==> flow/design.v <==
module booth2Encoder(
  input  [3:0] input_multiplier,
  output [1:0] output_X2,
  output [1:0] output_inv,
  output [1:0] output_set0
);
  wire [4:0] multiplier2 = {input_multiplier,1'h0};  
  wire [2:0] bits_0 = multiplier2[2:0];  
  wire [2:0] bits_1 = multiplier2[4:2];  
  wire  X2Bools_0 = ~(bits_0[0] ^ bits_0[1]);  
  wire  invBools_0 = bits_0[2];  
  wire [2:0] _set0Bools_0_T_1 = ~bits_0;  
  wire  set0Bools_0 = &bits_0 | &_set0Bools_0_T_1;  
  wire  X2Bools_1 = ~(bits_1[0] ^ bits_1[1]);  
  wire  invBools_1 = bits_1[2];  
  wire [2:0] _set0Bools_1_T_1 = ~bits_1;  
  wire  set0Bools_1 = &bits_1 | &_set0Bools_1_T_1;  
  assign output_X2 = {X2Bools_1,X2Bools_0};  
  assign output_inv = {invBools_1,invBools_0};  
  assign output_set0 = {set0Bools_1,set0Bools_0};  
endmodule
module ppGenerator(
  input        clock,
  input        reset,
  input  [3:0] inputData_multiplicand,
  input  [1:0] inputCtrl_X2,
  input  [1:0] inputCtrl_inv,
  input  [1:0] inputCtrl_Set0,
  output [7:0] outputData_pp_out_0,
  output [7:0] outputData_pp_out_1,
  output [7:0] outputData_sig_out
);
  reg [7:0] pp_0;  
  reg [7:0] pp_1;  
  reg [7:0] sign_com;  
  wire [4:0] _pp_X2_0_T_1 = {inputData_multiplicand,1'h0};  
  wire [4:0] _pp_X2_0_T_3 = {inputData_multiplicand[3],inputData_multiplicand};  
  wire [4:0] pp_X2_0 = inputCtrl_X2[0] ? _pp_X2_0_T_1 : _pp_X2_0_T_3;  
  wire [4:0] pp_set_0 = inputCtrl_Set0[0] ? 5'h0 : pp_X2_0;  
  wire [4:0] _pp_inv_0_T_1 = ~pp_set_0;  
  wire [4:0] pp_inv_0 = inputCtrl_inv[0] ? _pp_inv_0_T_1 : pp_set_0;  
  wire  E_inv_0 = inputCtrl_Set0[0] ? inputCtrl_inv[0] : inputCtrl_inv[0] ^ inputData_multiplicand[3];  
  wire  E_0 = ~E_inv_0;  
  wire [7:0] pp_temp_0 = {E_0,E_inv_0,E_inv_0,pp_inv_0};  
  wire [4:0] pp_X2_1 = inputCtrl_X2[1] ? _pp_X2_0_T_1 : _pp_X2_0_T_3;  
  wire [4:0] pp_set_1 = inputCtrl_Set0[1] ? 5'h0 : pp_X2_1;  
  wire [4:0] _pp_inv_1_T_1 = ~pp_set_1;  
  wire [4:0] pp_inv_1 = inputCtrl_inv[1] ? _pp_inv_1_T_1 : pp_set_1;  
  wire  E_inv_1 = inputCtrl_Set0[1] ? inputCtrl_inv[1] : inputCtrl_inv[1] ^ inputData_multiplicand[3];  
  wire  E_1 = ~E_inv_1;  
  wire [7:0] pp_temp_1 = {2'h1,E_1,pp_inv_1};  
  wire [7:0] _pp_1_T_2 = {pp_temp_1[5:0],1'h0,inputCtrl_inv[0]};  
  wire [3:0] _sign_com_T_1 = {1'h0,inputCtrl_inv[1],2'h0};  
  assign outputData_pp_out_0 = pp_0;  
  assign outputData_pp_out_1 = pp_1;  
  assign outputData_sig_out = sign_com;  
  always @(posedge clock) begin
    if (reset) begin  
      pp_0 <= 8'h0;  
    end else begin
      pp_0 <= pp_temp_0;  
    end
    if (reset) begin  
      pp_1 <= 8'h0;  
    end else begin
      pp_1 <= _pp_1_T_2;  
    end
    if (reset) begin  
      sign_com <= 8'h0;  
    end else begin
      sign_com <= {{4'd0}, _sign_com_T_1};  
    end
  end
endmodule
module RCA(
  input  [7:0] input_a_in,
  input  [7:0] input_b_in,
  output [7:0] output_S
);
  wire  g_comb_0 = input_a_in[0] & input_b_in[0];  
  wire  p_comb_0 = input_a_in[0] ^ input_b_in[0];  
  wire  g_comb_1 = input_a_in[1] & input_b_in[1];  
  wire  p_comb_1 = input_a_in[1] ^ input_b_in[1];  
  wire  s_comb_1 = p_comb_1 ^ g_comb_0;  
  wire  c_comb_2 = g_comb_0 & p_comb_1 | g_comb_1;  
  wire  g_comb_2 = input_a_in[2] & input_b_in[2];  
  wire  p_comb_2 = input_a_in[2] ^ input_b_in[2];  
  wire  s_comb_2 = p_comb_2 ^ c_comb_2;  
  wire  c_comb_3 = c_comb_2 & p_comb_2 | g_comb_2;  
  wire  g_comb_3 = input_a_in[3] & input_b_in[3];  
  wire  p_comb_3 = input_a_in[3] ^ input_b_in[3];  
  wire  s_comb_3 = p_comb_3 ^ c_comb_3;  
  wire  c_comb_4 = c_comb_3 & p_comb_3 | g_comb_3;  
  wire  g_comb_4 = input_a_in[4] & input_b_in[4];  
  wire  p_comb_4 = input_a_in[4] ^ input_b_in[4];  
  wire  s_comb_4 = p_comb_4 ^ c_comb_4;  
  wire  c_comb_5 = c_comb_4 & p_comb_4 | g_comb_4;  
  wire  g_comb_5 = input_a_in[5] & input_b_in[5];  
  wire  p_comb_5 = input_a_in[5] ^ input_b_in[5];  
  wire  s_comb_5 = p_comb_5 ^ c_comb_5;  
  wire  c_comb_6 = c_comb_5 & p_comb_5 | g_comb_5;  
  wire  g_comb_6 = input_a_in[6] & input_b_in[6];  
  wire  p_comb_6 = input_a_in[6] ^ input_b_in[6];  
  wire  s_comb_6 = p_comb_6 ^ c_comb_6;  
  wire  c_comb_7 = c_comb_6 & p_comb_6 | g_comb_6;  
  wire  p_comb_7 = input_a_in[7] ^ input_b_in[7];  
  wire  s_comb_7 = p_comb_7 ^ c_comb_7;  
  wire [3:0] output_S_lo = {s_comb_3,s_comb_2,s_comb_1,p_comb_0};  
  wire [3:0] output_S_hi = {s_comb_7,s_comb_6,s_comb_5,s_comb_4};  
  assign output_S = {output_S_hi,output_S_lo};  
endmodule
module pp_compressor3_2(
  input  [7:0] input_pp0_in,
  input  [7:0] input_pp1_in,
  input  [7:0] input_pp2_in,
  output [7:0] output_S,
  output [7:0] output_C
);
  wire  g_comb_0 = input_pp0_in[0] & input_pp1_in[0];  
  wire  p_comb_0 = input_pp0_in[0] ^ input_pp1_in[0];  
  wire  s_comb_0 = p_comb_0 ^ input_pp2_in[0];  
  wire  c_comb_0 = input_pp2_in[0] & p_comb_0 | g_comb_0;  
  wire  g_comb_1 = input_pp0_in[1] & input_pp1_in[1];  
  wire  p_comb_1 = input_pp0_in[1] ^ input_pp1_in[1];  
  wire  s_comb_1 = p_comb_1 ^ input_pp2_in[1];  
  wire  c_comb_1 = input_pp2_in[1] & p_comb_1 | g_comb_1;  
  wire  g_comb_2 = input_pp0_in[2] & input_pp1_in[2];  
  wire  p_comb_2 = input_pp0_in[2] ^ input_pp1_in[2];  
  wire  s_comb_2 = p_comb_2 ^ input_pp2_in[2];  
  wire  c_comb_2 = input_pp2_in[2] & p_comb_2 | g_comb_2;  
  wire  g_comb_3 = input_pp0_in[3] & input_pp1_in[3];  
  wire  p_comb_3 = input_pp0_in[3] ^ input_pp1_in[3];  
  wire  s_comb_3 = p_comb_3 ^ input_pp2_in[3];  
  wire  c_comb_3 = input_pp2_in[3] & p_comb_3 | g_comb_3;  
  wire  g_comb_4 = input_pp0_in[4] & input_pp1_in[4];  
  wire  p_comb_4 = input_pp0_in[4] ^ input_pp1_in[4];  
  wire  s_comb_4 = p_comb_4 ^ input_pp2_in[4];  
  wire  c_comb_4 = input_pp2_in[4] & p_comb_4 | g_comb_4;  
  wire  g_comb_5 = input_pp0_in[5] & input_pp1_in[5];  
  wire  p_comb_5 = input_pp0_in[5] ^ input_pp1_in[5];  
  wire  s_comb_5 = p_comb_5 ^ input_pp2_in[5];  
  wire  c_comb_5 = input_pp2_in[5] & p_comb_5 | g_comb_5;  
  wire  g_comb_6 = input_pp0_in[6] & input_pp1_in[6];  
  wire  p_comb_6 = input_pp0_in[6] ^ input_pp1_in[6];  
  wire  s_comb_6 = p_comb_6 ^ input_pp2_in[6];  
  wire  c_comb_6 = input_pp2_in[6] & p_comb_6 | g_comb_6;  
  wire  g_comb_7 = input_pp0_in[7] & input_pp1_in[7];  
  wire  p_comb_7 = input_pp0_in[7] ^ input_pp1_in[7];  
  wire  s_comb_7 = p_comb_7 ^ input_pp2_in[7];  
  wire  c_comb_7 = input_pp2_in[7] & p_comb_7 | g_comb_7;  
  wire [3:0] output_S_lo = {s_comb_3,s_comb_2,s_comb_1,s_comb_0};  
  wire [3:0] output_S_hi = {s_comb_7,s_comb_6,s_comb_5,s_comb_4};  
  wire [7:0] _output_C_T = {c_comb_7,c_comb_6,c_comb_5,c_comb_4,c_comb_3,c_comb_2,c_comb_1,c_comb_0};  
  assign output_S = {output_S_hi,output_S_lo};  
  assign output_C = {_output_C_T[6:0],1'h0};  
endmodule
module wallaceTree(
  input  [7:0] io_data_i_0,
  input  [7:0] io_data_i_1,
  input  [7:0] io_data_i_2,
  output [7:0] io_data_o
);
  wire [7:0] rca_input_a_in;  
  wire [7:0] rca_input_b_in;  
  wire [7:0] rca_output_S;  
  wire [7:0] layer1CSA_0_input_pp0_in;  
  wire [7:0] layer1CSA_0_input_pp1_in;  
  wire [7:0] layer1CSA_0_input_pp2_in;  
  wire [7:0] layer1CSA_0_output_S;  
  wire [7:0] layer1CSA_0_output_C;  
  RCA rca (  
    .input_a_in(rca_input_a_in),
    .input_b_in(rca_input_b_in),
    .output_S(rca_output_S)
  );
  pp_compressor3_2 layer1CSA_0 (  
    .input_pp0_in(layer1CSA_0_input_pp0_in),
    .input_pp1_in(layer1CSA_0_input_pp1_in),
    .input_pp2_in(layer1CSA_0_input_pp2_in),
    .output_S(layer1CSA_0_output_S),
    .output_C(layer1CSA_0_output_C)
  );
  assign io_data_o = rca_output_S;  
  assign rca_input_a_in = layer1CSA_0_output_S;  
  assign rca_input_b_in = layer1CSA_0_output_C;  
  assign layer1CSA_0_input_pp0_in = io_data_i_0;  
  assign layer1CSA_0_input_pp1_in = io_data_i_1;  
  assign layer1CSA_0_input_pp2_in = io_data_i_2;  
endmodule
module Multiplier(
  input        clock,
  input        reset,
  input  [3:0] input_multiplicand,
  input  [3:0] input_multiplier,
  output [7:0] output_product
);
  wire [3:0] booth2_encoder_input_multiplier;  
  wire [1:0] booth2_encoder_output_X2;  
  wire [1:0] booth2_encoder_output_inv;  
  wire [1:0] booth2_encoder_output_set0;  
  wire  pp_generator_clock;  
  wire  pp_generator_reset;  
  wire [3:0] pp_generator_inputData_multiplicand;  
  wire [1:0] pp_generator_inputCtrl_X2;  
  wire [1:0] pp_generator_inputCtrl_inv;  
  wire [1:0] pp_generator_inputCtrl_Set0;  
  wire [7:0] pp_generator_outputData_pp_out_0;  
  wire [7:0] pp_generator_outputData_pp_out_1;  
  wire [7:0] pp_generator_outputData_sig_out;  
  wire [7:0] wallace_tree_io_data_i_0;  
  wire [7:0] wallace_tree_io_data_i_1;  
  wire [7:0] wallace_tree_io_data_i_2;  
  wire [7:0] wallace_tree_io_data_o;  
  booth2Encoder booth2_encoder (  
    .input_multiplier(booth2_encoder_input_multiplier),
    .output_X2(booth2_encoder_output_X2),
    .output_inv(booth2_encoder_output_inv),
    .output_set0(booth2_encoder_output_set0)
  );
  ppGenerator pp_generator (  
    .clock(pp_generator_clock),
    .reset(pp_generator_reset),
    .inputData_multiplicand(pp_generator_inputData_multiplicand),
    .inputCtrl_X2(pp_generator_inputCtrl_X2),
    .inputCtrl_inv(pp_generator_inputCtrl_inv),
    .inputCtrl_Set0(pp_generator_inputCtrl_Set0),
    .outputData_pp_out_0(pp_generator_outputData_pp_out_0),
    .outputData_pp_out_1(pp_generator_outputData_pp_out_1),
    .outputData_sig_out(pp_generator_outputData_sig_out)
  );
  wallaceTree wallace_tree (  
    .io_data_i_0(wallace_tree_io_data_i_0),
    .io_data_i_1(wallace_tree_io_data_i_1),
    .io_data_i_2(wallace_tree_io_data_i_2),
    .io_data_o(wallace_tree_io_data_o)
  );
  assign output_product = wallace_tree_io_data_o;  
  assign booth2_encoder_input_multiplier = input_multiplier;  
  assign pp_generator_clock = clock;
  assign pp_generator_reset = reset;
  assign pp_generator_inputData_multiplicand = input_multiplicand;  
  assign pp_generator_inputCtrl_X2 = booth2_encoder_output_X2;  
  assign pp_generator_inputCtrl_inv = booth2_encoder_output_inv;  
  assign pp_generator_inputCtrl_Set0 = booth2_encoder_output_set0;  
  assign wallace_tree_io_data_i_0 = pp_generator_outputData_pp_out_0;  
  assign wallace_tree_io_data_i_1 = pp_generator_outputData_pp_out_1;  
  assign wallace_tree_io_data_i_2 = pp_generator_outputData_sig_out;  
endmodule
module RCA_1(
  input  [15:0] input_a_in,
  input  [15:0] input_b_in,
  output [15:0] output_S
);
  wire  g_comb_0 = input_a_in[0] & input_b_in[0];  
  wire  p_comb_0 = input_a_in[0] ^ input_b_in[0];  
  wire  g_comb_1 = input_a_in[1] & input_b_in[1];  
  wire  p_comb_1 = input_a_in[1] ^ input_b_in[1];  
  wire  s_comb_1 = p_comb_1 ^ g_comb_0;  
  wire  c_comb_2 = g_comb_0 & p_comb_1 | g_comb_1;  
  wire  g_comb_2 = input_a_in[2] & input_b_in[2];  
  wire  p_comb_2 = input_a_in[2] ^ input_b_in[2];  
  wire  s_comb_2 = p_comb_2 ^ c_comb_2;  
  wire  c_comb_3 = c_comb_2 & p_comb_2 | g_comb_2;  
  wire  g_comb_3 = input_a_in[3] & input_b_in[3];  
  wire  p_comb_3 = input_a_in[3] ^ input_b_in[3];  
  wire  s_comb_3 = p_comb_3 ^ c_comb_3;  
  wire  c_comb_4 = c_comb_3 & p_comb_3 | g_comb_3;  
  wire  g_comb_4 = input_a_in[4] & input_b_in[4];  
  wire  p_comb_4 = input_a_in[4] ^ input_b_in[4];  
  wire  s_comb_4 = p_comb_4 ^ c_comb_4;  
  wire  c_comb_5 = c_comb_4 & p_comb_4 | g_comb_4;  
  wire  g_comb_5 = input_a_in[5] & input_b_in[5];  
  wire  p_comb_5 = input_a_in[5] ^ input_b_in[5];  
  wire  s_comb_5 = p_comb_5 ^ c_comb_5;  
  wire  c_comb_6 = c_comb_5 & p_comb_5 | g_comb_5;  
  wire  g_comb_6 = input_a_in[6] & input_b_in[6];  
  wire  p_comb_6 = input_a_in[6] ^ input_b_in[6];  
  wire  s_comb_6 = p_comb_6 ^ c_comb_6;  
  wire  c_comb_7 = c_comb_6 & p_comb_6 | g_comb_6;  
  wire  g_comb_7 = input_a_in[7] & input_b_in[7];  
  wire  p_comb_7 = input_a_in[7] ^ input_b_in[7];  
  wire  s_comb_7 = p_comb_7 ^ c_comb_7;  
  wire  c_comb_8 = c_comb_7 & p_comb_7 | g_comb_7;  
  wire  g_comb_8 = input_a_in[8] & input_b_in[8];  
  wire  p_comb_8 = input_a_in[8] ^ input_b_in[8];  
  wire  s_comb_8 = p_comb_8 ^ c_comb_8;  
  wire  c_comb_9 = c_comb_8 & p_comb_8 | g_comb_8;  
  wire  g_comb_9 = input_a_in[9] & input_b_in[9];  
  wire  p_comb_9 = input_a_in[9] ^ input_b_in[9];  
  wire  s_comb_9 = p_comb_9 ^ c_comb_9;  
  wire  c_comb_10 = c_comb_9 & p_comb_9 | g_comb_9;  
  wire  g_comb_10 = input_a_in[10] & input_b_in[10];  
  wire  p_comb_10 = input_a_in[10] ^ input_b_in[10];  
  wire  s_comb_10 = p_comb_10 ^ c_comb_10;  
  wire  c_comb_11 = c_comb_10 & p_comb_10 | g_comb_10;  
  wire  g_comb_11 = input_a_in[11] & input_b_in[11];  
  wire  p_comb_11 = input_a_in[11] ^ input_b_in[11];  
  wire  s_comb_11 = p_comb_11 ^ c_comb_11;  
  wire  c_comb_12 = c_comb_11 & p_comb_11 | g_comb_11;  
  wire  g_comb_12 = input_a_in[12] & input_b_in[12];  
  wire  p_comb_12 = input_a_in[12] ^ input_b_in[12];  
  wire  s_comb_12 = p_comb_12 ^ c_comb_12;  
  wire  c_comb_13 = c_comb_12 & p_comb_12 | g_comb_12;  
  wire  g_comb_13 = input_a_in[13] & input_b_in[13];  
  wire  p_comb_13 = input_a_in[13] ^ input_b_in[13];  
  wire  s_comb_13 = p_comb_13 ^ c_comb_13;  
  wire  c_comb_14 = c_comb_13 & p_comb_13 | g_comb_13;  
  wire  g_comb_14 = input_a_in[14] & input_b_in[14];  
  wire  p_comb_14 = input_a_in[14] ^ input_b_in[14];  
  wire  s_comb_14 = p_comb_14 ^ c_comb_14;  
  wire  c_comb_15 = c_comb_14 & p_comb_14 | g_comb_14;  
  wire  p_comb_15 = input_a_in[15] ^ input_b_in[15];  
  wire  s_comb_15 = p_comb_15 ^ c_comb_15;  
  wire [7:0] output_S_lo = {s_comb_7,s_comb_6,s_comb_5,s_comb_4,s_comb_3,s_comb_2,s_comb_1,p_comb_0};  
  wire [7:0] output_S_hi = {s_comb_15,s_comb_14,s_comb_13,s_comb_12,s_comb_11,s_comb_10,s_comb_9,s_comb_8};  
  assign output_S = {output_S_hi,output_S_lo};  
endmodule
module MacUnit(
  input         clock,
  input         reset,
  input  [3:0]  io_in_a,
  input  [3:0]  io_in_b,
  input  [15:0] io_in_c,
  output [15:0] io_out_c
);
  wire  mul_clock;  
  wire  mul_reset;  
  wire [3:0] mul_input_multiplicand;  
  wire [3:0] mul_input_multiplier;  
  wire [7:0] mul_output_product;  
  wire [15:0] rca_input_a_in;  
  wire [15:0] rca_input_b_in;  
  wire [15:0] rca_output_S;  
  wire [7:0] _rca_input_a_in_T_2 = mul_output_product[7] ? 8'hff : 8'h0;  
  Multiplier mul (  
    .clock(mul_clock),
    .reset(mul_reset),
    .input_multiplicand(mul_input_multiplicand),
    .input_multiplier(mul_input_multiplier),
    .output_product(mul_output_product)
  );
  RCA_1 rca (  
    .input_a_in(rca_input_a_in),
    .input_b_in(rca_input_b_in),
    .output_S(rca_output_S)
  );
  assign io_out_c = rca_output_S;  
  assign mul_clock = clock;
  assign mul_reset = reset;
  assign mul_input_multiplicand = io_in_a;  
  assign mul_input_multiplier = io_in_b;  
  assign rca_input_a_in = {_rca_input_a_in_T_2,mul_output_product};  
  assign rca_input_b_in = io_in_c;  
endmodule
module PE(
  input         clock,
  input         reset,
  input         io_in_control_done,
  input  [3:0]  io_in_a,
  input  [3:0]  io_in_b,
  input  [15:0] io_in_c,
  output        io_out_control_done,
  output [3:0]  io_out_a,
  output [3:0]  io_out_b,
  output [15:0] io_out_c
);
  wire  mac_clock;  
  wire  mac_reset;  
  wire [3:0] mac_io_in_a;  
  wire [3:0] mac_io_in_b;  
  wire [15:0] mac_io_in_c;  
  wire [15:0] mac_io_out_c;  
  reg [3:0] a_reg;  
  reg [3:0] b_reg;  
  reg [15:0] c_reg;  
  MacUnit mac (  
    .clock(mac_clock),
    .reset(mac_reset),
    .io_in_a(mac_io_in_a),
    .io_in_b(mac_io_in_b),
    .io_in_c(mac_io_in_c),
    .io_out_c(mac_io_out_c)
  );
  assign io_out_control_done = io_in_control_done;  
  assign io_out_a = a_reg;  
  assign io_out_b = b_reg;  
  assign io_out_c = c_reg;  
  assign mac_clock = clock;
  assign mac_reset = reset;
  assign mac_io_in_a = io_in_a;  
  assign mac_io_in_b = io_in_b;  
  assign mac_io_in_c = c_reg;  
  always @(posedge clock) begin
    if (reset) begin  
      a_reg <= 4'h0;  
    end else begin
      a_reg <= io_in_a;  
    end
    if (reset) begin  
      b_reg <= 4'h0;  
    end else begin
      b_reg <= io_in_b;  
    end
    if (reset) begin  
      c_reg <= 16'h0;  
    end else if (io_in_control_done) begin  
      c_reg <= io_in_c;
    end else begin
      c_reg <= mac_io_out_c;
    end
  end
endmodule
module PE_2(
  input         clock,
  input         reset,
  input         io_in_control_done,
  input  [3:0]  io_in_a,
  input  [3:0]  io_in_b,
  input  [15:0] io_in_c,
  output [3:0]  io_out_a,
  output [15:0] io_out_c
);
  wire  mac_clock;  
  wire  mac_reset;  
  wire [3:0] mac_io_in_a;  
  wire [3:0] mac_io_in_b;  
  wire [15:0] mac_io_in_c;  
  wire [15:0] mac_io_out_c;  
  reg [3:0] a_reg;  
  reg [15:0] c_reg;  
  MacUnit mac (  
    .clock(mac_clock),
    .reset(mac_reset),
    .io_in_a(mac_io_in_a),
    .io_in_b(mac_io_in_b),
    .io_in_c(mac_io_in_c),
    .io_out_c(mac_io_out_c)
  );
  assign io_out_a = a_reg;  
  assign io_out_c = c_reg;  
  assign mac_clock = clock;
  assign mac_reset = reset;
  assign mac_io_in_a = io_in_a;  
  assign mac_io_in_b = io_in_b;  
  assign mac_io_in_c = c_reg;  
  always @(posedge clock) begin
    if (reset) begin  
      a_reg <= 4'h0;  
    end else begin
      a_reg <= io_in_a;  
    end
    if (reset) begin  
      c_reg <= 16'h0;  
    end else if (io_in_control_done) begin  
      c_reg <= io_in_c;
    end else begin
      c_reg <= mac_io_out_c;
    end
  end
endmodule
module SystolicArray(
  input         clock,
  input         reset,
  input         io_in_control_0_done,
  input         io_in_control_1_done,
  input  [3:0]  io_in_a_0,
  input  [3:0]  io_in_a_1,
  input  [3:0]  io_in_b_0,
  input  [3:0]  io_in_b_1,
  input  [15:0] io_in_c_0,
  input  [15:0] io_in_c_1,
  output [15:0] io_out_c_0,
  output [15:0] io_out_c_1
);
  wire  sa_0_0_clock;  
  wire  sa_0_0_reset;  
  wire  sa_0_0_io_in_control_done;  
  wire [3:0] sa_0_0_io_in_a;  
  wire [3:0] sa_0_0_io_in_b;  
  wire [15:0] sa_0_0_io_in_c;  
  wire  sa_0_0_io_out_control_done;  
  wire [3:0] sa_0_0_io_out_a;  
  wire [3:0] sa_0_0_io_out_b;  
  wire [15:0] sa_0_0_io_out_c;  
  wire  sa_0_1_clock;  
  wire  sa_0_1_reset;  
  wire  sa_0_1_io_in_control_done;  
  wire [3:0] sa_0_1_io_in_a;  
  wire [3:0] sa_0_1_io_in_b;  
  wire [15:0] sa_0_1_io_in_c;  
  wire  sa_0_1_io_out_control_done;  
  wire [3:0] sa_0_1_io_out_a;  
  wire [3:0] sa_0_1_io_out_b;  
  wire [15:0] sa_0_1_io_out_c;  
  wire  sa_1_0_clock;  
  wire  sa_1_0_reset;  
  wire  sa_1_0_io_in_control_done;  
  wire [3:0] sa_1_0_io_in_a;  
  wire [3:0] sa_1_0_io_in_b;  
  wire [15:0] sa_1_0_io_in_c;  
  wire [3:0] sa_1_0_io_out_a;  
  wire [15:0] sa_1_0_io_out_c;  
  wire  sa_1_1_clock;  
  wire  sa_1_1_reset;  
  wire  sa_1_1_io_in_control_done;  
  wire [3:0] sa_1_1_io_in_a;  
  wire [3:0] sa_1_1_io_in_b;  
  wire [15:0] sa_1_1_io_in_c;  
  wire [3:0] sa_1_1_io_out_a;  
  wire [15:0] sa_1_1_io_out_c;  
  PE sa_0_0 (  
    .clock(sa_0_0_clock),
    .reset(sa_0_0_reset),
    .io_in_control_done(sa_0_0_io_in_control_done),
    .io_in_a(sa_0_0_io_in_a),
    .io_in_b(sa_0_0_io_in_b),
    .io_in_c(sa_0_0_io_in_c),
    .io_out_control_done(sa_0_0_io_out_control_done),
    .io_out_a(sa_0_0_io_out_a),
    .io_out_b(sa_0_0_io_out_b),
    .io_out_c(sa_0_0_io_out_c)
  );
  PE sa_0_1 (  
    .clock(sa_0_1_clock),
    .reset(sa_0_1_reset),
    .io_in_control_done(sa_0_1_io_in_control_done),
    .io_in_a(sa_0_1_io_in_a),
    .io_in_b(sa_0_1_io_in_b),
    .io_in_c(sa_0_1_io_in_c),
    .io_out_control_done(sa_0_1_io_out_control_done),
    .io_out_a(sa_0_1_io_out_a),
    .io_out_b(sa_0_1_io_out_b),
    .io_out_c(sa_0_1_io_out_c)
  );
  PE_2 sa_1_0 (  
    .clock(sa_1_0_clock),
    .reset(sa_1_0_reset),
    .io_in_control_done(sa_1_0_io_in_control_done),
    .io_in_a(sa_1_0_io_in_a),
    .io_in_b(sa_1_0_io_in_b),
    .io_in_c(sa_1_0_io_in_c),
    .io_out_a(sa_1_0_io_out_a),
    .io_out_c(sa_1_0_io_out_c)
  );
  PE_2 sa_1_1 (  
    .clock(sa_1_1_clock),
    .reset(sa_1_1_reset),
    .io_in_control_done(sa_1_1_io_in_control_done),
    .io_in_a(sa_1_1_io_in_a),
    .io_in_b(sa_1_1_io_in_b),
    .io_in_c(sa_1_1_io_in_c),
    .io_out_a(sa_1_1_io_out_a),
    .io_out_c(sa_1_1_io_out_c)
  );
  assign io_out_c_0 = sa_1_0_io_out_c;  
  assign io_out_c_1 = sa_1_1_io_out_c;  
  assign sa_0_0_clock = clock;
  assign sa_0_0_reset = reset;
  assign sa_0_0_io_in_control_done = io_in_control_0_done;  
  assign sa_0_0_io_in_a = io_in_a_0;  
  assign sa_0_0_io_in_b = io_in_b_0;  
  assign sa_0_0_io_in_c = io_in_c_0;  
  assign sa_0_1_clock = clock;
  assign sa_0_1_reset = reset;
  assign sa_0_1_io_in_control_done = io_in_control_1_done;  
  assign sa_0_1_io_in_a = sa_0_0_io_out_a;  
  assign sa_0_1_io_in_b = io_in_b_1;  
  assign sa_0_1_io_in_c = io_in_c_1;  
  assign sa_1_0_clock = clock;
  assign sa_1_0_reset = reset;
  assign sa_1_0_io_in_control_done = sa_0_0_io_out_control_done;  
  assign sa_1_0_io_in_a = io_in_a_1;  
  assign sa_1_0_io_in_b = sa_0_0_io_out_b;  
  assign sa_1_0_io_in_c = sa_0_0_io_out_c;  
  assign sa_1_1_clock = clock;
  assign sa_1_1_reset = reset;
  assign sa_1_1_io_in_control_done = sa_0_1_io_out_control_done;  
  assign sa_1_1_io_in_a = sa_1_0_io_out_a;  
  assign sa_1_1_io_in_b = sa_0_1_io_out_b;  
  assign sa_1_1_io_in_c = sa_0_1_io_out_c;  
endmodule
module GlobalCounter(
  input   clock,
  input   reset,
  input   io_start,
  output  io_tick
);
  reg [2:0] count;  
  wire  tick = count == 3'h4;  
  reg  enable;  
  wire  _GEN_0 = tick ? 1'h0 : enable;  
  wire  _GEN_1 = io_start | _GEN_0;  
  wire [2:0] _count_T_1 = count + 3'h1;  
  assign io_tick = count == 3'h4;  
  always @(posedge clock) begin
    if (reset) begin  
      count <= 3'h0;  
    end else if (enable) begin  
      if (count != 3'h4) begin  
        count <= _count_T_1;  
      end else begin
        count <= 3'h0;  
      end
    end
    if (reset) begin  
      enable <= 1'h0;  
    end else begin
      enable <= _GEN_1;
    end
  end
endmodule
module GlobalCounter_1(
  input   clock,
  input   reset,
  input   io_start,
  output  io_tick
);
  reg  count;  
  reg  enable;  
  wire  _GEN_0 = count ? 1'h0 : enable;  
  wire  _GEN_1 = io_start | _GEN_0;  
  wire  _GEN_2 = ~count & count + 1'h1;  
  assign io_tick = count;  
  always @(posedge clock) begin
    if (reset) begin  
      count <= 1'h0;  
    end else if (enable) begin  
      count <= _GEN_2;
    end
    if (reset) begin  
      enable <= 1'h0;  
    end else begin
      enable <= _GEN_1;
    end
  end
endmodule
module Controller(
  input   clock,
  input   reset,
  input   io_ctrl_cal_start,
  input   io_ctrl_in_done,
  input   io_ctrl_ibh_full,
  input   io_ctrl_ibv_full,
  input   io_ctrl_ibh_empty,
  input   io_ctrl_ibv_empty,
  input   io_ctrl_pre_valid,
  input   io_ctrl_post_ready,
  input   io_ctrl_ob_empty,
  output  io_ctrl_pre_ready,
  output  io_ctrl_post_valid,
  output  io_ctrl_ib_data_in,
  output  io_ctrl_ib_data_out,
  output  io_ctrl_cal_done,
  output  io_ctrl_ob_ready
);
  wire  cal_gc_clock;  
  wire  cal_gc_reset;  
  wire  cal_gc_io_start;  
  wire  cal_gc_io_tick;  
  wire  out_gc_clock;  
  wire  out_gc_reset;  
  wire  out_gc_io_start;  
  wire  out_gc_io_tick;  
  reg [1:0] state;  
  reg  in_done_r;  
  reg  isIdle;  
  reg  delay_ctrl_ib_data_in;  
  reg  delay_ctrl_ib_data_out;  
  reg  cal_done_r;  
  reg  out_done_r;  
  wire  ctrl_ib_data_in_w = io_ctrl_ibh_empty & io_ctrl_ibv_empty & io_ctrl_pre_valid;  
  wire  _GEN_0 = io_ctrl_ib_data_out ? 1'h0 : in_done_r;  
  wire  _GEN_1 = io_ctrl_in_done | _GEN_0;  
  wire  ctrl_ib_data_out_w = in_done_r & isIdle & io_ctrl_ob_empty;  
  wire  _GEN_2 = cal_gc_io_tick | cal_done_r;  
  wire  _GEN_3 = out_gc_io_tick | out_done_r;  
  wire  _GEN_5 = io_ctrl_cal_start ? 1'h0 : isIdle;  
  wire [1:0] _GEN_7 = io_ctrl_post_ready ? 2'h0 : state;  
  wire  _GEN_8 = io_ctrl_post_ready | isIdle;  
  wire  _GEN_9 = io_ctrl_post_ready ? 1'h0 : _GEN_2;  
  wire  _GEN_10 = io_ctrl_post_ready ? 1'h0 : _GEN_3;  
  wire [1:0] _GEN_11 = out_done_r ? _GEN_7 : state;  
  wire  _GEN_12 = out_done_r ? _GEN_8 : isIdle;  
  wire  _GEN_13 = out_done_r ? _GEN_9 : _GEN_2;  
  wire  _GEN_14 = out_done_r ? _GEN_10 : _GEN_3;  
  wire  _GEN_16 = state == 2'h2 ? _GEN_12 : isIdle;  
  wire  _GEN_20 = state == 2'h1 ? isIdle : _GEN_16;  
  wire  _GEN_24 = state == 2'h0 ? _GEN_5 : _GEN_20;  
  GlobalCounter cal_gc (  
    .clock(cal_gc_clock),
    .reset(cal_gc_reset),
    .io_start(cal_gc_io_start),
    .io_tick(cal_gc_io_tick)
  );
  GlobalCounter_1 out_gc (  
    .clock(out_gc_clock),
    .reset(out_gc_reset),
    .io_start(out_gc_io_start),
    .io_tick(out_gc_io_tick)
  );
  assign io_ctrl_pre_ready = ~io_ctrl_ibh_full & ~io_ctrl_ibv_full;  
  assign io_ctrl_post_valid = ~io_ctrl_ob_empty;  
  assign io_ctrl_ib_data_in = ~delay_ctrl_ib_data_in & ctrl_ib_data_in_w;  
  assign io_ctrl_ib_data_out = ~delay_ctrl_ib_data_out & ctrl_ib_data_out_w;  
  assign io_ctrl_cal_done = cal_done_r;  
  assign io_ctrl_ob_ready = cal_done_r & ~out_done_r;  
  assign cal_gc_clock = clock;
  assign cal_gc_reset = reset;
  assign cal_gc_io_start = io_ctrl_cal_start;  
  assign out_gc_clock = clock;
  assign out_gc_reset = reset;
  assign out_gc_io_start = cal_gc_io_tick;  
  always @(posedge clock) begin
    if (reset) begin  
      state <= 2'h0;  
    end else if (state == 2'h0) begin  
      if (io_ctrl_cal_start) begin  
        state <= 2'h1;  
      end
    end else if (state == 2'h1) begin  
      if (cal_done_r) begin  
        state <= 2'h2;  
      end
    end else if (state == 2'h2) begin  
      state <= _GEN_11;
    end
    if (reset) begin  
      in_done_r <= 1'h0;  
    end else begin
      in_done_r <= _GEN_1;
    end
    isIdle <= reset | _GEN_24;  
    if (reset) begin  
      delay_ctrl_ib_data_in <= 1'h0;  
    end else begin
      delay_ctrl_ib_data_in <= ctrl_ib_data_in_w;  
    end
    if (reset) begin  
      delay_ctrl_ib_data_out <= 1'h0;  
    end else begin
      delay_ctrl_ib_data_out <= ctrl_ib_data_out_w;  
    end
    if (reset) begin  
      cal_done_r <= 1'h0;  
    end else if (state == 2'h0) begin  
      cal_done_r <= _GEN_2;
    end else if (state == 2'h1) begin  
      cal_done_r <= _GEN_2;
    end else if (state == 2'h2) begin  
      cal_done_r <= _GEN_13;
    end else begin
      cal_done_r <= _GEN_2;
    end
    if (reset) begin  
      out_done_r <= 1'h0;  
    end else if (state == 2'h0) begin  
      out_done_r <= _GEN_3;
    end else if (state == 2'h1) begin  
      out_done_r <= _GEN_3;
    end else if (state == 2'h2) begin  
      out_done_r <= _GEN_14;
    end else begin
      out_done_r <= _GEN_3;
    end
  end
endmodule
module SyncFIFO(
  input        clock,
  input        reset,
  input        io_enq,
  input        io_deq,
  input  [3:0] io_enqData,
  output [3:0] io_deqData,
  output       io_full,
  output       io_empty
);
  reg [3:0] mem_0;  
  reg [3:0] mem_1;  
  reg [1:0] readPtr;  
  reg [1:0] writePtr;  
  wire  isEmpty = readPtr == writePtr;  
  wire  _isFull_T_1 = ~writePtr[1];  
  wire [1:0] _isFull_T_3 = {_isFull_T_1,writePtr[0]};  
  wire  isFull = readPtr == _isFull_T_3;  
  wire [1:0] _writePtr_T_1 = writePtr + 2'h1;  
  wire [1:0] _readPtr_T_1 = readPtr + 2'h1;  
  wire [3:0] _GEN_6 = readPtr[0] ? mem_1 : mem_0;  
  assign io_deqData = io_deq & ~isEmpty ? _GEN_6 : 4'h0;  
  assign io_full = readPtr == _isFull_T_3;  
  assign io_empty = readPtr == writePtr;  
  always @(posedge clock) begin
    if (reset) begin  
      mem_0 <= 4'h0;  
    end else if (io_enq & ~isFull) begin  
      if (~writePtr[0]) begin  
        mem_0 <= io_enqData;  
      end
    end
    if (reset) begin  
      mem_1 <= 4'h0;  
    end else if (io_enq & ~isFull) begin  
      if (writePtr[0]) begin  
        mem_1 <= io_enqData;  
      end
    end
    if (reset) begin  
      readPtr <= 2'h0;  
    end else if (io_deq & ~isEmpty) begin  
      readPtr <= _readPtr_T_1;  
    end
    if (reset) begin  
      writePtr <= 2'h0;  
    end else if (io_enq & ~isFull) begin  
      writePtr <= _writePtr_T_1;  
    end
  end
endmodule
module InputBuffer(
  input        clock,
  input        reset,
  input        io_ctrl_data_in,
  input        io_ctrl_data_out,
  input        io_ctrl_data_valid,
  input  [3:0] io_data_in_0,
  input  [3:0] io_data_in_1,
  output [3:0] io_data_out_0,
  output [3:0] io_data_out_1,
  output       io_all_full,
  output       io_all_empty,
  output       io_data_in_done,
  output       io_cal_start
);
  wire  data_queue_0_clock;  
  wire  data_queue_0_reset;  
  wire  data_queue_0_io_enq;  
  wire  data_queue_0_io_deq;  
  wire [3:0] data_queue_0_io_enqData;  
  wire [3:0] data_queue_0_io_deqData;  
  wire  data_queue_0_io_full;  
  wire  data_queue_0_io_empty;  
  wire  data_queue_1_clock;  
  wire  data_queue_1_reset;  
  wire  data_queue_1_io_enq;  
  wire  data_queue_1_io_deq;  
  wire [3:0] data_queue_1_io_enqData;  
  wire [3:0] data_queue_1_io_deqData;  
  wire  data_queue_1_io_full;  
  wire  data_queue_1_io_empty;  
  reg  delay_count_0;  
  reg  delay_count_1;  
  reg [1:0] deq_count_0;  
  reg [1:0] deq_count_1;  
  reg [1:0] state;  
  reg  cal_start_r;  
  wire  _data_queue_0_io_enq_T = state == 2'h0;  
  wire  _data_queue_0_io_enq_T_2 = state == 2'h1;  
  wire  _data_queue_0_io_deq_T_3 = deq_count_0 != 2'h0;  
  wire  _data_queue_1_io_deq_T_3 = deq_count_1 != 2'h0;  
  wire  allFull = data_queue_0_io_full & data_queue_1_io_full;  
  wire  allEmpty = data_queue_0_io_empty & data_queue_1_io_empty;  
  wire [1:0] _state_T = io_ctrl_data_out ? 2'h2 : 2'h0;  
  wire [1:0] _deq_count_0_T_1 = deq_count_0 - 2'h1;  
  wire [1:0] _deq_count_1_T_1 = deq_count_1 - 2'h1;  
  wire  _GEN_10 = delay_count_1 ? delay_count_1 - 1'h1 : delay_count_1;  
  wire  _GEN_12 = _data_queue_0_io_enq_T_2 & allFull;  
  wire  _GEN_17 = _data_queue_0_io_enq_T_2 ? delay_count_1 : _GEN_10;  
  SyncFIFO data_queue_0 (  
    .clock(data_queue_0_clock),
    .reset(data_queue_0_reset),
    .io_enq(data_queue_0_io_enq),
    .io_deq(data_queue_0_io_deq),
    .io_enqData(data_queue_0_io_enqData),
    .io_deqData(data_queue_0_io_deqData),
    .io_full(data_queue_0_io_full),
    .io_empty(data_queue_0_io_empty)
  );
  SyncFIFO data_queue_1 (  
    .clock(data_queue_1_clock),
    .reset(data_queue_1_reset),
    .io_enq(data_queue_1_io_enq),
    .io_deq(data_queue_1_io_deq),
    .io_enqData(data_queue_1_io_enqData),
    .io_deqData(data_queue_1_io_deqData),
    .io_full(data_queue_1_io_full),
    .io_empty(data_queue_1_io_empty)
  );
  assign io_data_out_0 = data_queue_0_io_deqData;  
  assign io_data_out_1 = data_queue_1_io_deqData;  
  assign io_all_full = data_queue_0_io_full & data_queue_1_io_full;  
  assign io_all_empty = data_queue_0_io_empty & data_queue_1_io_empty;  
  assign io_data_in_done = _data_queue_0_io_enq_T ? 1'h0 : _GEN_12;  
  assign io_cal_start = cal_start_r;  
  assign data_queue_0_clock = clock;
  assign data_queue_0_reset = reset;
  assign data_queue_0_io_enq = (state == 2'h0 & io_ctrl_data_in | state == 2'h1) & io_ctrl_data_valid;  
  assign data_queue_0_io_deq = state == 2'h2 & ~delay_count_0 & deq_count_0 != 2'h0;  
  assign data_queue_0_io_enqData = io_data_in_0;  
  assign data_queue_1_clock = clock;
  assign data_queue_1_reset = reset;
  assign data_queue_1_io_enq = (state == 2'h0 & io_ctrl_data_in | state == 2'h1) & io_ctrl_data_valid;  
  assign data_queue_1_io_deq = state == 2'h2 & ~delay_count_1 & deq_count_1 != 2'h0;  
  assign data_queue_1_io_enqData = io_data_in_1;  
  always @(posedge clock) begin
    if (_data_queue_0_io_enq_T) begin  
      delay_count_0 <= 1'h0;  
    end else if (!(_data_queue_0_io_enq_T_2)) begin  
      if (delay_count_0) begin  
        delay_count_0 <= delay_count_0 - 1'h1;  
      end
    end
    delay_count_1 <= _data_queue_0_io_enq_T | _GEN_17;  
    if (_data_queue_0_io_enq_T) begin  
      deq_count_0 <= 2'h2;  
    end else if (!(_data_queue_0_io_enq_T_2)) begin  
      if (!(delay_count_0)) begin  
        if (_data_queue_0_io_deq_T_3) begin  
          deq_count_0 <= _deq_count_0_T_1;  
        end
      end
    end
    if (_data_queue_0_io_enq_T) begin  
      deq_count_1 <= 2'h2;  
    end else if (!(_data_queue_0_io_enq_T_2)) begin  
      if (!(delay_count_1)) begin  
        if (_data_queue_1_io_deq_T_3) begin  
          deq_count_1 <= _deq_count_1_T_1;  
        end
      end
    end
    if (reset) begin  
      state <= 2'h0;  
    end else if (_data_queue_0_io_enq_T) begin  
      if (io_ctrl_data_in) begin  
        state <= 2'h1;  
      end else if (io_ctrl_data_out) begin  
        state <= 2'h2;  
      end
    end else if (_data_queue_0_io_enq_T_2) begin  
      if (allFull) begin  
        state <= _state_T;  
      end
    end else if (allEmpty) begin  
      state <= 2'h0;  
    end
    if (reset) begin  
      cal_start_r <= 1'h0;  
    end else begin
      cal_start_r <= io_ctrl_data_out;  
    end
  end
endmodule
module SyncFIFO_4(
  input         clock,
  input         reset,
  input         io_enq,
  input         io_deq,
  input  [15:0] io_enqData,
  output [15:0] io_deqData,
  output        io_empty
);
  reg [15:0] mem_0;  
  reg [15:0] mem_1;  
  reg [1:0] readPtr;  
  reg [1:0] writePtr;  
  wire  isEmpty = readPtr == writePtr;  
  wire  _isFull_T_1 = ~writePtr[1];  
  wire [1:0] _isFull_T_3 = {_isFull_T_1,writePtr[0]};  
  wire  isFull = readPtr == _isFull_T_3;  
  wire [1:0] _writePtr_T_1 = writePtr + 2'h1;  
  wire [1:0] _readPtr_T_1 = readPtr + 2'h1;  
  wire [15:0] _GEN_6 = readPtr[0] ? mem_1 : mem_0;  
  assign io_deqData = io_deq & ~isEmpty ? _GEN_6 : 16'h0;  
  assign io_empty = readPtr == writePtr;  
  always @(posedge clock) begin
    if (reset) begin  
      mem_0 <= 16'h0;  
    end else if (io_enq & ~isFull) begin  
      if (~writePtr[0]) begin  
        mem_0 <= io_enqData;  
      end
    end
    if (reset) begin  
      mem_1 <= 16'h0;  
    end else if (io_enq & ~isFull) begin  
      if (writePtr[0]) begin  
        mem_1 <= io_enqData;  
      end
    end
    if (reset) begin  
      readPtr <= 2'h0;  
    end else if (io_deq & ~isEmpty) begin  
      readPtr <= _readPtr_T_1;  
    end
    if (reset) begin  
      writePtr <= 2'h0;  
    end else if (io_enq & ~isFull) begin  
      writePtr <= _writePtr_T_1;  
    end
  end
endmodule
module OutputBuffer(
  input         clock,
  input         reset,
  input         io_ctrl_valid,
  input         io_ctrl_ready,
  input         io_ctrl_ob_ready,
  input  [15:0] io_data_in_0,
  input  [15:0] io_data_in_1,
  output [15:0] io_data_out_0,
  output [15:0] io_data_out_1,
  output        io_all_empty
);
  wire  data_queue_0_clock;  
  wire  data_queue_0_reset;  
  wire  data_queue_0_io_enq;  
  wire  data_queue_0_io_deq;  
  wire [15:0] data_queue_0_io_enqData;  
  wire [15:0] data_queue_0_io_deqData;  
  wire  data_queue_0_io_empty;  
  wire  data_queue_1_clock;  
  wire  data_queue_1_reset;  
  wire  data_queue_1_io_enq;  
  wire  data_queue_1_io_deq;  
  wire [15:0] data_queue_1_io_enqData;  
  wire [15:0] data_queue_1_io_deqData;  
  wire  data_queue_1_io_empty;  
  SyncFIFO_4 data_queue_0 (  
    .clock(data_queue_0_clock),
    .reset(data_queue_0_reset),
    .io_enq(data_queue_0_io_enq),
    .io_deq(data_queue_0_io_deq),
    .io_enqData(data_queue_0_io_enqData),
    .io_deqData(data_queue_0_io_deqData),
    .io_empty(data_queue_0_io_empty)
  );
  SyncFIFO_4 data_queue_1 (  
    .clock(data_queue_1_clock),
    .reset(data_queue_1_reset),
    .io_enq(data_queue_1_io_enq),
    .io_deq(data_queue_1_io_deq),
    .io_enqData(data_queue_1_io_enqData),
    .io_deqData(data_queue_1_io_deqData),
    .io_empty(data_queue_1_io_empty)
  );
  assign io_data_out_0 = data_queue_0_io_deqData;  
  assign io_data_out_1 = data_queue_1_io_deqData;  
  assign io_all_empty = data_queue_0_io_empty & data_queue_1_io_empty;  
  assign data_queue_0_clock = clock;
  assign data_queue_0_reset = reset;
  assign data_queue_0_io_enq = io_ctrl_ob_ready;  
  assign data_queue_0_io_deq = io_ctrl_valid & io_ctrl_ready;  
  assign data_queue_0_io_enqData = io_data_in_0;  
  assign data_queue_1_clock = clock;
  assign data_queue_1_reset = reset;
  assign data_queue_1_io_enq = io_ctrl_ob_ready;  
  assign data_queue_1_io_deq = io_ctrl_valid & io_ctrl_ready;  
  assign data_queue_1_io_enqData = io_data_in_1;  
endmodule
module top(
  input         clock,
  input         reset,
  input         io_in_valid,
  input         io_in_ready,
  input  [3:0]  io_in_a_0,
  input  [3:0]  io_in_a_1,
  input  [3:0]  io_in_b_0,
  input  [3:0]  io_in_b_1,
  input  [15:0] io_in_c_0,
  input  [15:0] io_in_c_1,
  output        io_out_valid,
  output        io_out_ready,
  output [15:0] io_out_c_0,
  output [15:0] io_out_c_1
);
  wire  sa_clock;  
  wire  sa_reset;  
  wire  sa_io_in_control_0_done;  
  wire  sa_io_in_control_1_done;  
  wire [3:0] sa_io_in_a_0;  
  wire [3:0] sa_io_in_a_1;  
  wire [3:0] sa_io_in_b_0;  
  wire [3:0] sa_io_in_b_1;  
  wire [15:0] sa_io_in_c_0;  
  wire [15:0] sa_io_in_c_1;  
  wire [15:0] sa_io_out_c_0;  
  wire [15:0] sa_io_out_c_1;  
  wire  controller_clock;  
  wire  controller_reset;  
  wire  controller_io_ctrl_cal_start;  
  wire  controller_io_ctrl_in_done;  
  wire  controller_io_ctrl_ibh_full;  
  wire  controller_io_ctrl_ibv_full;  
  wire  controller_io_ctrl_ibh_empty;  
  wire  controller_io_ctrl_ibv_empty;  
  wire  controller_io_ctrl_pre_valid;  
  wire  controller_io_ctrl_post_ready;  
  wire  controller_io_ctrl_ob_empty;  
  wire  controller_io_ctrl_pre_ready;  
  wire  controller_io_ctrl_post_valid;  
  wire  controller_io_ctrl_ib_data_in;  
  wire  controller_io_ctrl_ib_data_out;  
  wire  controller_io_ctrl_cal_done;  
  wire  controller_io_ctrl_ob_ready;  
  wire  inBuffer_h_clock;  
  wire  inBuffer_h_reset;  
  wire  inBuffer_h_io_ctrl_data_in;  
  wire  inBuffer_h_io_ctrl_data_out;  
  wire  inBuffer_h_io_ctrl_data_valid;  
  wire [3:0] inBuffer_h_io_data_in_0;  
  wire [3:0] inBuffer_h_io_data_in_1;  
  wire [3:0] inBuffer_h_io_data_out_0;  
  wire [3:0] inBuffer_h_io_data_out_1;  
  wire  inBuffer_h_io_all_full;  
  wire  inBuffer_h_io_all_empty;  
  wire  inBuffer_h_io_data_in_done;  
  wire  inBuffer_h_io_cal_start;  
  wire  inBuffer_v_clock;  
  wire  inBuffer_v_reset;  
  wire  inBuffer_v_io_ctrl_data_in;  
  wire  inBuffer_v_io_ctrl_data_out;  
  wire  inBuffer_v_io_ctrl_data_valid;  
  wire [3:0] inBuffer_v_io_data_in_0;  
  wire [3:0] inBuffer_v_io_data_in_1;  
  wire [3:0] inBuffer_v_io_data_out_0;  
  wire [3:0] inBuffer_v_io_data_out_1;  
  wire  inBuffer_v_io_all_full;  
  wire  inBuffer_v_io_all_empty;  
  wire  inBuffer_v_io_data_in_done;  
  wire  inBuffer_v_io_cal_start;  
  wire  outBuffer_clock;  
  wire  outBuffer_reset;  
  wire  outBuffer_io_ctrl_valid;  
  wire  outBuffer_io_ctrl_ready;  
  wire  outBuffer_io_ctrl_ob_ready;  
  wire [15:0] outBuffer_io_data_in_0;  
  wire [15:0] outBuffer_io_data_in_1;  
  wire [15:0] outBuffer_io_data_out_0;  
  wire [15:0] outBuffer_io_data_out_1;  
  wire  outBuffer_io_all_empty;  
  SystolicArray sa (  
    .clock(sa_clock),
    .reset(sa_reset),
    .io_in_control_0_done(sa_io_in_control_0_done),
    .io_in_control_1_done(sa_io_in_control_1_done),
    .io_in_a_0(sa_io_in_a_0),
    .io_in_a_1(sa_io_in_a_1),
    .io_in_b_0(sa_io_in_b_0),
    .io_in_b_1(sa_io_in_b_1),
    .io_in_c_0(sa_io_in_c_0),
    .io_in_c_1(sa_io_in_c_1),
    .io_out_c_0(sa_io_out_c_0),
    .io_out_c_1(sa_io_out_c_1)
  );
  Controller controller (  
    .clock(controller_clock),
    .reset(controller_reset),
    .io_ctrl_cal_start(controller_io_ctrl_cal_start),
    .io_ctrl_in_done(controller_io_ctrl_in_done),
    .io_ctrl_ibh_full(controller_io_ctrl_ibh_full),
    .io_ctrl_ibv_full(controller_io_ctrl_ibv_full),
    .io_ctrl_ibh_empty(controller_io_ctrl_ibh_empty),
    .io_ctrl_ibv_empty(controller_io_ctrl_ibv_empty),
    .io_ctrl_pre_valid(controller_io_ctrl_pre_valid),
    .io_ctrl_post_ready(controller_io_ctrl_post_ready),
    .io_ctrl_ob_empty(controller_io_ctrl_ob_empty),
    .io_ctrl_pre_ready(controller_io_ctrl_pre_ready),
    .io_ctrl_post_valid(controller_io_ctrl_post_valid),
    .io_ctrl_ib_data_in(controller_io_ctrl_ib_data_in),
    .io_ctrl_ib_data_out(controller_io_ctrl_ib_data_out),
    .io_ctrl_cal_done(controller_io_ctrl_cal_done),
    .io_ctrl_ob_ready(controller_io_ctrl_ob_ready)
  );
  InputBuffer inBuffer_h (  
    .clock(inBuffer_h_clock),
    .reset(inBuffer_h_reset),
    .io_ctrl_data_in(inBuffer_h_io_ctrl_data_in),
    .io_ctrl_data_out(inBuffer_h_io_ctrl_data_out),
    .io_ctrl_data_valid(inBuffer_h_io_ctrl_data_valid),
    .io_data_in_0(inBuffer_h_io_data_in_0),
    .io_data_in_1(inBuffer_h_io_data_in_1),
    .io_data_out_0(inBuffer_h_io_data_out_0),
    .io_data_out_1(inBuffer_h_io_data_out_1),
    .io_all_full(inBuffer_h_io_all_full),
    .io_all_empty(inBuffer_h_io_all_empty),
    .io_data_in_done(inBuffer_h_io_data_in_done),
    .io_cal_start(inBuffer_h_io_cal_start)
  );
  InputBuffer inBuffer_v (  
    .clock(inBuffer_v_clock),
    .reset(inBuffer_v_reset),
    .io_ctrl_data_in(inBuffer_v_io_ctrl_data_in),
    .io_ctrl_data_out(inBuffer_v_io_ctrl_data_out),
    .io_ctrl_data_valid(inBuffer_v_io_ctrl_data_valid),
    .io_data_in_0(inBuffer_v_io_data_in_0),
    .io_data_in_1(inBuffer_v_io_data_in_1),
    .io_data_out_0(inBuffer_v_io_data_out_0),
    .io_data_out_1(inBuffer_v_io_data_out_1),
    .io_all_full(inBuffer_v_io_all_full),
    .io_all_empty(inBuffer_v_io_all_empty),
    .io_data_in_done(inBuffer_v_io_data_in_done),
    .io_cal_start(inBuffer_v_io_cal_start)
  );
  OutputBuffer outBuffer (  
    .clock(outBuffer_clock),
    .reset(outBuffer_reset),
    .io_ctrl_valid(outBuffer_io_ctrl_valid),
    .io_ctrl_ready(outBuffer_io_ctrl_ready),
    .io_ctrl_ob_ready(outBuffer_io_ctrl_ob_ready),
    .io_data_in_0(outBuffer_io_data_in_0),
    .io_data_in_1(outBuffer_io_data_in_1),
    .io_data_out_0(outBuffer_io_data_out_0),
    .io_data_out_1(outBuffer_io_data_out_1),
    .io_all_empty(outBuffer_io_all_empty)
  );
  assign io_out_valid = controller_io_ctrl_post_valid;  
  assign io_out_ready = controller_io_ctrl_pre_ready;  
  assign io_out_c_0 = outBuffer_io_data_out_0;  
  assign io_out_c_1 = outBuffer_io_data_out_1;  
  assign sa_clock = clock;
  assign sa_reset = reset;
  assign sa_io_in_control_0_done = controller_io_ctrl_cal_done;  
  assign sa_io_in_control_1_done = controller_io_ctrl_cal_done;  
  assign sa_io_in_a_0 = inBuffer_h_io_data_out_0;  
  assign sa_io_in_a_1 = inBuffer_h_io_data_out_1;  
  assign sa_io_in_b_0 = inBuffer_v_io_data_out_0;  
  assign sa_io_in_b_1 = inBuffer_v_io_data_out_1;  
  assign sa_io_in_c_0 = io_in_c_0;  
  assign sa_io_in_c_1 = io_in_c_1;  
  assign controller_clock = clock;
  assign controller_reset = reset;
  assign controller_io_ctrl_cal_start = inBuffer_h_io_cal_start & inBuffer_v_io_cal_start;  
  assign controller_io_ctrl_in_done = inBuffer_h_io_data_in_done & inBuffer_v_io_data_in_done;  
  assign controller_io_ctrl_ibh_full = inBuffer_h_io_all_full;  
  assign controller_io_ctrl_ibv_full = inBuffer_v_io_all_full;  
  assign controller_io_ctrl_ibh_empty = inBuffer_h_io_all_empty;  
  assign controller_io_ctrl_ibv_empty = inBuffer_v_io_all_empty;  
  assign controller_io_ctrl_pre_valid = io_in_valid;  
  assign controller_io_ctrl_post_ready = io_in_ready;  
  assign controller_io_ctrl_ob_empty = outBuffer_io_all_empty;  
  assign inBuffer_h_clock = clock;
  assign inBuffer_h_reset = reset;
  assign inBuffer_h_io_ctrl_data_in = controller_io_ctrl_ib_data_in;  
  assign inBuffer_h_io_ctrl_data_out = controller_io_ctrl_ib_data_out;  
  assign inBuffer_h_io_ctrl_data_valid = io_in_valid;  
  assign inBuffer_h_io_data_in_0 = io_in_a_0;  
  assign inBuffer_h_io_data_in_1 = io_in_a_1;  
  assign inBuffer_v_clock = clock;
  assign inBuffer_v_reset = reset;
  assign inBuffer_v_io_ctrl_data_in = controller_io_ctrl_ib_data_in;  
  assign inBuffer_v_io_ctrl_data_out = controller_io_ctrl_ib_data_out;  
  assign inBuffer_v_io_ctrl_data_valid = io_in_valid;  
  assign inBuffer_v_io_data_in_0 = io_in_b_0;  
  assign inBuffer_v_io_data_in_1 = io_in_b_1;  
  assign outBuffer_clock = clock;
  assign outBuffer_reset = reset;
  assign outBuffer_io_ctrl_valid = controller_io_ctrl_post_valid;  
  assign outBuffer_io_ctrl_ready = controller_io_ctrl_post_ready;  
  assign outBuffer_io_ctrl_ob_ready = controller_io_ctrl_ob_ready;  
  assign outBuffer_io_data_in_0 = sa_io_out_c_0;  
  assign outBuffer_io_data_in_1 = sa_io_out_c_1;  
endmodule
module axis_matmul2x2(
    input                       clk             ,
    input                       rst             ,
    input                       s_axis_tvalid   ,
    input     [31 : 0]          s_axis_tdata    ,
    input                       s_axis_tlast    ,
    output                      s_axis_tready   ,
    output                      m_axis_tvalid   ,
    output    [31 : 0]          m_axis_tdata    ,
    output                      m_axis_tlast    ,
    input                       m_axis_tready   
);
    wire [3:0]  io_in_a_0;
    wire [3:0]  io_in_a_1;
    wire [3:0]  io_in_b_0;
    wire [3:0]  io_in_b_1;
    wire [15:0] io_out_c_0;
    wire [15:0] io_out_c_1;
    assign io_in_a_0 = s_axis_tdata[00+:4];
    assign io_in_a_1 = s_axis_tdata[08+:4];
    assign io_in_b_0 = s_axis_tdata[16+:4];
    assign io_in_b_1 = s_axis_tdata[24+:4];
    assign m_axis_tdata = {io_out_c_1,io_out_c_0};
    assign m_axis_tlast = m_axis_tvalid;
    top u_top(
        .clock        (clk              ),
        .reset        (rst              ),
        .io_in_valid  (s_axis_tvalid    ),
        .io_out_ready (s_axis_tready    ),
        .io_in_a_0    (io_in_a_0        ),
        .io_in_a_1    (io_in_a_1        ),
        .io_in_b_0    (io_in_b_0        ),
        .io_in_b_1    (io_in_b_1        ),
        .io_in_c_0    (16'b0            ),
        .io_in_c_1    (16'b0            ),
        .io_out_valid (m_axis_tvalid    ),
        .io_in_ready  (m_axis_tready    ),
        .io_out_c_0   (io_out_c_0       ),
        .io_out_c_1   (io_out_c_1       )
    );
endmodule
### Tool chain data of axis_matmul2x2

Tool output for the design above, in the order of the flow.
Line numbers count from 1 in the design file above.
Operators carry their Yosys type and port widths (W data, S select, Z words).
Library cell names are shortened.
A cell with - has no value.

| inputs | value |
|---|---|
| top module | axis_matmul2x2 |
| clock | clk |
| library | sky130hd |
| corner | tt_025C_1v80 |

### Elaborated design

Counts by Yosys on the flattened word-level netlist (proc, flatten, opt, wreduce; memories kept). Register bits leave out memories and registers merged into their read ports (data or address). Print and check cells are left out.

| operators by class | value |
|---|---|
| $add $sub $neg | 22 |
| equal/unequal tests | 26 |
| muxes and demuxes | 95 |
| bitwise gates (word level) | 690 |
| reductions and logical operators | 44 |

| bit counts | value |
|---|---|
| bits in registers | 327 |
| bits of input ports | 37 |
| output and inout bits | 35 |
| cells after elaboration | 951 |

### Longest topological paths

Longest topological path by Yosys (ltp), each cell counted once; first at word level (registers and memories cut), then after technology mapping (sequential cells cut; the memories' decode and read muxes count).

| logic depth | value |
|---|---|
| word-level depth | 35 |
| ABC_AREA | 0 |
| mapped depth | 24 |
| depth with buffers taken out | 24 |

### After synthesis

Source: synth_stat.txt of the flow (Yosys; design flattened, memories mapped). It holds for the ABC_AREA given above (unset counts as 0); a run with the other value may have another netlist.

| mapped netlist | value |
|---|---|
| cell count | 1448 |
| cell area after synthesis | 13962.1 um^2 |
| mapped flip-flops | 288 |
| buffer cells | 66 |

Cell types:

| cell | number |
|---|---|
| dfxtp_1 | 288 |
| fa_1 | 76 |
| mux2i_1 | 149 |
| nor2_1 | 269 |
| ha_1 | 46 |

Other cell types: 55; their cells: 620.
The figures by module come from a second, unflattened synthesis with its own total; it is not the netlist above.

| unflattened totals | value |
|---|---|
| cell total of the unflattened synthesis | 1688 |
| area (unflattened synthesis) | 17205.3 um^2 |

Each row is one instance without its submodules.

By module:

| module | instances | cells | area (um^2) | seq. area (um^2) |
|---|---|---|---|---|
| SyncFIFO_4 | 2 | 160 | 1584.0 | 720.7 |
| SyncFIFO | 4 | 85 | 705.7 | 240.2 |
| ppGenerator | 4 | 65 | 655.6 | 300.3 |

Further modules, not shown: 17.

### Worst setup path after synthesis

OpenSTA on the mapped netlist: ideal clock, no wires. The path of least setup slack (recovery checks aside). Input and output delay are each 20% of the period. Register names are those of the netlist, which keeps one name where synthesis merged equal registers.

| timing path after synthesis | value |
|---|---|
| path kind | reg-to-reg |
| start point | register u_top.sa.sa_1_1.mac.mul.pp_generator.pp_0[0] |
| end point | register u_top.sa.sa_1_1.c_reg[15] |
| clock period | 7.5 ns |
| setup time | 0.128 ns |
| arrival time | 6.717 ns |
| required time | 7.372 ns |
| path slack | 0.656 ns |
| delay of the path | 6.845 ns |
| driving pins on the path | 22 |
| synthesis period reached | 6.844 ns |

"delay of the path" is the arrival time less input delay plus setup time.
"driving pins on the path": output pins that drive a net of the path, with the launching flip-flop's if there is one; two outputs of one cell count as two.
"synthesis period reached" is the clock period less the worst setup slack; recovery checks do not enter. This is arithmetic on one report: input and output delays are still those of the set period (20% each).
The rows between start and end are the longest chain of elaborated cells between them; the timing report does not say that the signal goes this way. Where chains are equally long, one stands for them.
A line is the first line of the expression or statement that the cell stems from. Yosys adds cells for indexed reads and writes and turns some case tables into memories.
A register here has more assigning lines than the two given.

| between the ends, after synthesis | value |
|---|---|
| length of the longest elaborated chain | 35 |
| elaborated cells between the ends (all ways) | 84 |
| source lines of those cells | 64 |

RTL lines, path after synthesis:

| element | line | source |
|---|---|---|
| start, declared | 33 | `reg [7:0] pp_0;` |
| start, assigned | 59 | `pp_0 <= 8'h0;` |
| start, assigned | 61 | `pp_0 <= pp_temp_0;` |
| $xor A1 B1 Y1 | 120 | `wire  p_comb_0 = input_pp0_in[0] ^ input_pp1_in[0];` |
| $and A1 B1 Y1 | 122 | `wire  c_comb_0 = input_pp2_in[0] & p_comb_0 \| g_comb_0;` |
| [32 not listed] | - |  |
| $mux W16 | 454 | `end else if (io_in_control_done) begin` |
| end, assigned | 455 | `c_reg <= io_in_c;` |
| end, assigned | 457 | `c_reg <= mac_io_out_c;` |
| end, declared | 430 | `reg [15:0] c_reg;` |

### Timing after layout

Path of least setup slack in the final report of job 1 (OpenROAD, finished layout, wires in). Where an end is a register, its clock arrival counts in the times.

| timing path post-layout | value |
|---|---|
| path kind | reg-to-reg |
| start point | register u_top.sa.sa_1_1.mac.mul.pp_generator.pp_0[2] |
| end point | register u_top.sa.sa_1_1.c_reg[15] |
| clock period | 5.66 ns |
| setup time | 0.15 ns |
| arrival time | 6.95 ns |
| required time | 6.04 ns |
| path slack | -0.91 ns |
| driving pins on the path | 21 |

The rows between start and end are the longest chain of elaborated cells between them; the timing report does not say that the signal goes this way. Where chains are equally long, one stands for them.
A register here has more assigning lines than the two given.

| between the ends, post-layout | value |
|---|---|
| length of the longest elaborated chain | 33 |
| elaborated cells between the ends (all ways) | 81 |
| source lines of those cells | 62 |

RTL lines, path post-layout:

| element | line | source |
|---|---|---|
| start, declared | 33 | `reg [7:0] pp_0;` |
| start, assigned | 59 | `pp_0 <= 8'h0;` |
| start, assigned | 61 | `pp_0 <= pp_temp_0;` |
| $xor A1 B1 Y1 | 128 | `wire  p_comb_2 = input_pp0_in[2] ^ input_pp1_in[2];` |
| $xor A1 B1 Y1 | 129 | `wire  s_comb_2 = p_comb_2 ^ input_pp2_in[2];` |
| [30 not listed] | - |  |
| $mux W16 | 454 | `end else if (io_in_control_done) begin` |
| end, assigned | 455 | `c_reg <= io_in_c;` |
| end, assigned | 457 | `c_reg <= mac_io_out_c;` |
| end, declared | 430 | `reg [15:0] c_reg;` |

Appendix: measured runs

Stored flow runs of axis_matmul2x2 (4 of them; Yosys, OpenROAD, sky130hd). They differ in their settings and are not a sequence. Constraints: input delay and output delay 20% of the set period each, output load 0.01 pF.
By "reached clock period" is meant the clock period of the run minus its worst setup slack. This is arithmetic on one report: input and output delays are still those of the set period (20% each).
"time on the worst setup path" = time allowed to the worst setup path (clock period - input delay - output delay, where it has them) - its slack; a late launch clock adds to it, a late capture clock takes from it.
"total design power" rests on the timing tool's default activity at the inputs, not on a simulated workload.

#### Job 1

| setting | value |
|---|---|
| CORE_ASPECT_RATIO | `1.65` |
| CORE_MARGIN | `7` |
| CORE_UTILIZATION | `64` |
| CTS_CLUSTER_DIAMETER | `273` |
| MIN_ROUTING_LAYER | `met2` |
| PLACE_DENSITY_LB_ADDON | `0.26` |
| SETUP_SLACK_MARGIN | `1.21` |
| period_ns | `5.66` |
| CAP_MARGIN | `20` |
| SLEW_MARGIN | `20` |

| result | value |
|---|---|
| reached clock period | 6.569 ns |
| post-route utilization | 75.5 % |
| setup slack of the worst path | -0.909 ns |
| standard-cell area after layout | 16238.1 um^2 |
| area inside the die boundary | 26277.5 um^2 |
| total design power | 5766 uW |
| time on the worst setup path | 6.57 ns |
| worst path kind | reg-to-reg |
| Yosys chip area after synthesis | 13962.1 um^2 |
| worst-case hold slack | 0.465 ns |
| total negative slack on setup checks | -6.555 ns |

#### Job 2

| setting | value |
|---|---|
| CORE_UTILIZATION | `40` |
| period_ns | `7.5` |
| CAP_MARGIN | `20` |
| CORE_MARGIN | `2` |
| SLEW_MARGIN | `20` |

| result | value |
|---|---|
| reached clock period | 7.112 ns |
| post-route utilization | 46.6 % |
| setup slack of the worst path | 0.388 ns |
| standard-cell area after layout | 16040.4 um^2 |
| area inside the die boundary | 36416.1 um^2 |
| total design power | 4273 uW |
| time on the worst setup path | 7.11 ns |
| worst path kind | reg-to-reg |
| Yosys chip area after synthesis | 13962.1 um^2 |
| worst-case hold slack | 0.455 ns |
| total negative slack on setup checks | 0.000 ns |

#### Job 3

| setting | value |
|---|---|
| ABC_AREA | `1` |
| CORE_ASPECT_RATIO | `1.29` |
| CORE_MARGIN | `7` |
| CORE_UTILIZATION | `52` |
| CTS_CLUSTER_DIAMETER | `57` |
| CTS_CLUSTER_SIZE | `35` |
| HOLD_SLACK_MARGIN | `0.07` |
| SLEW_MARGIN | `10` |
| period_ns | `6.48` |
| CAP_MARGIN | `20` |

| result | value |
|---|---|
| reached clock period | 6.415 ns |
| post-route utilization | 60.2 % |
| setup slack of the worst path | 0.065 ns |
| standard-cell area after layout | 15591.2 um^2 |
| area inside the die boundary | 30983.2 um^2 |
| total design power | 4211 uW |
| time on the worst setup path | 6.41 ns |
| worst path kind | reg-to-reg |
| Yosys chip area after synthesis | 13633.1 um^2 |
| worst-case hold slack | 0.453 ns |
| total negative slack on setup checks | 0.000 ns |

#### Job 4

| setting | value |
|---|---|
| CELL_PAD_IN_SITES_DETAIL_PLACEMENT | `1` |
| CELL_PAD_IN_SITES_GLOBAL_PLACEMENT | `3` |
| CORE_MARGIN | `10` |
| CORE_UTILIZATION | `47` |
| GPL_ROUTABILITY_DRIVEN | `0` |
| MIN_ROUTING_LAYER | `met2` |
| PLACE_DENSITY | `0.87` |
| TNS_END_PERCENT | `85` |
| period_ns | `11.8` |
| CAP_MARGIN | `20` |
| SLEW_MARGIN | `20` |

| result | value |
|---|---|
| reached clock period | 7.227 ns |
| post-route utilization | 54.6 % |
| setup slack of the worst path | 4.573 ns |
| standard-cell area after layout | 16084.2 um^2 |
| area inside the die boundary | 37000.4 um^2 |
| total design power | 2839 uW |
| time on the worst setup path | 7.23 ns |
| worst path kind | reg-to-reg |
| Yosys chip area after synthesis | 13962.1 um^2 |
| worst-case hold slack | 0.455 ns |
| total negative slack on setup checks | 0.000 ns |
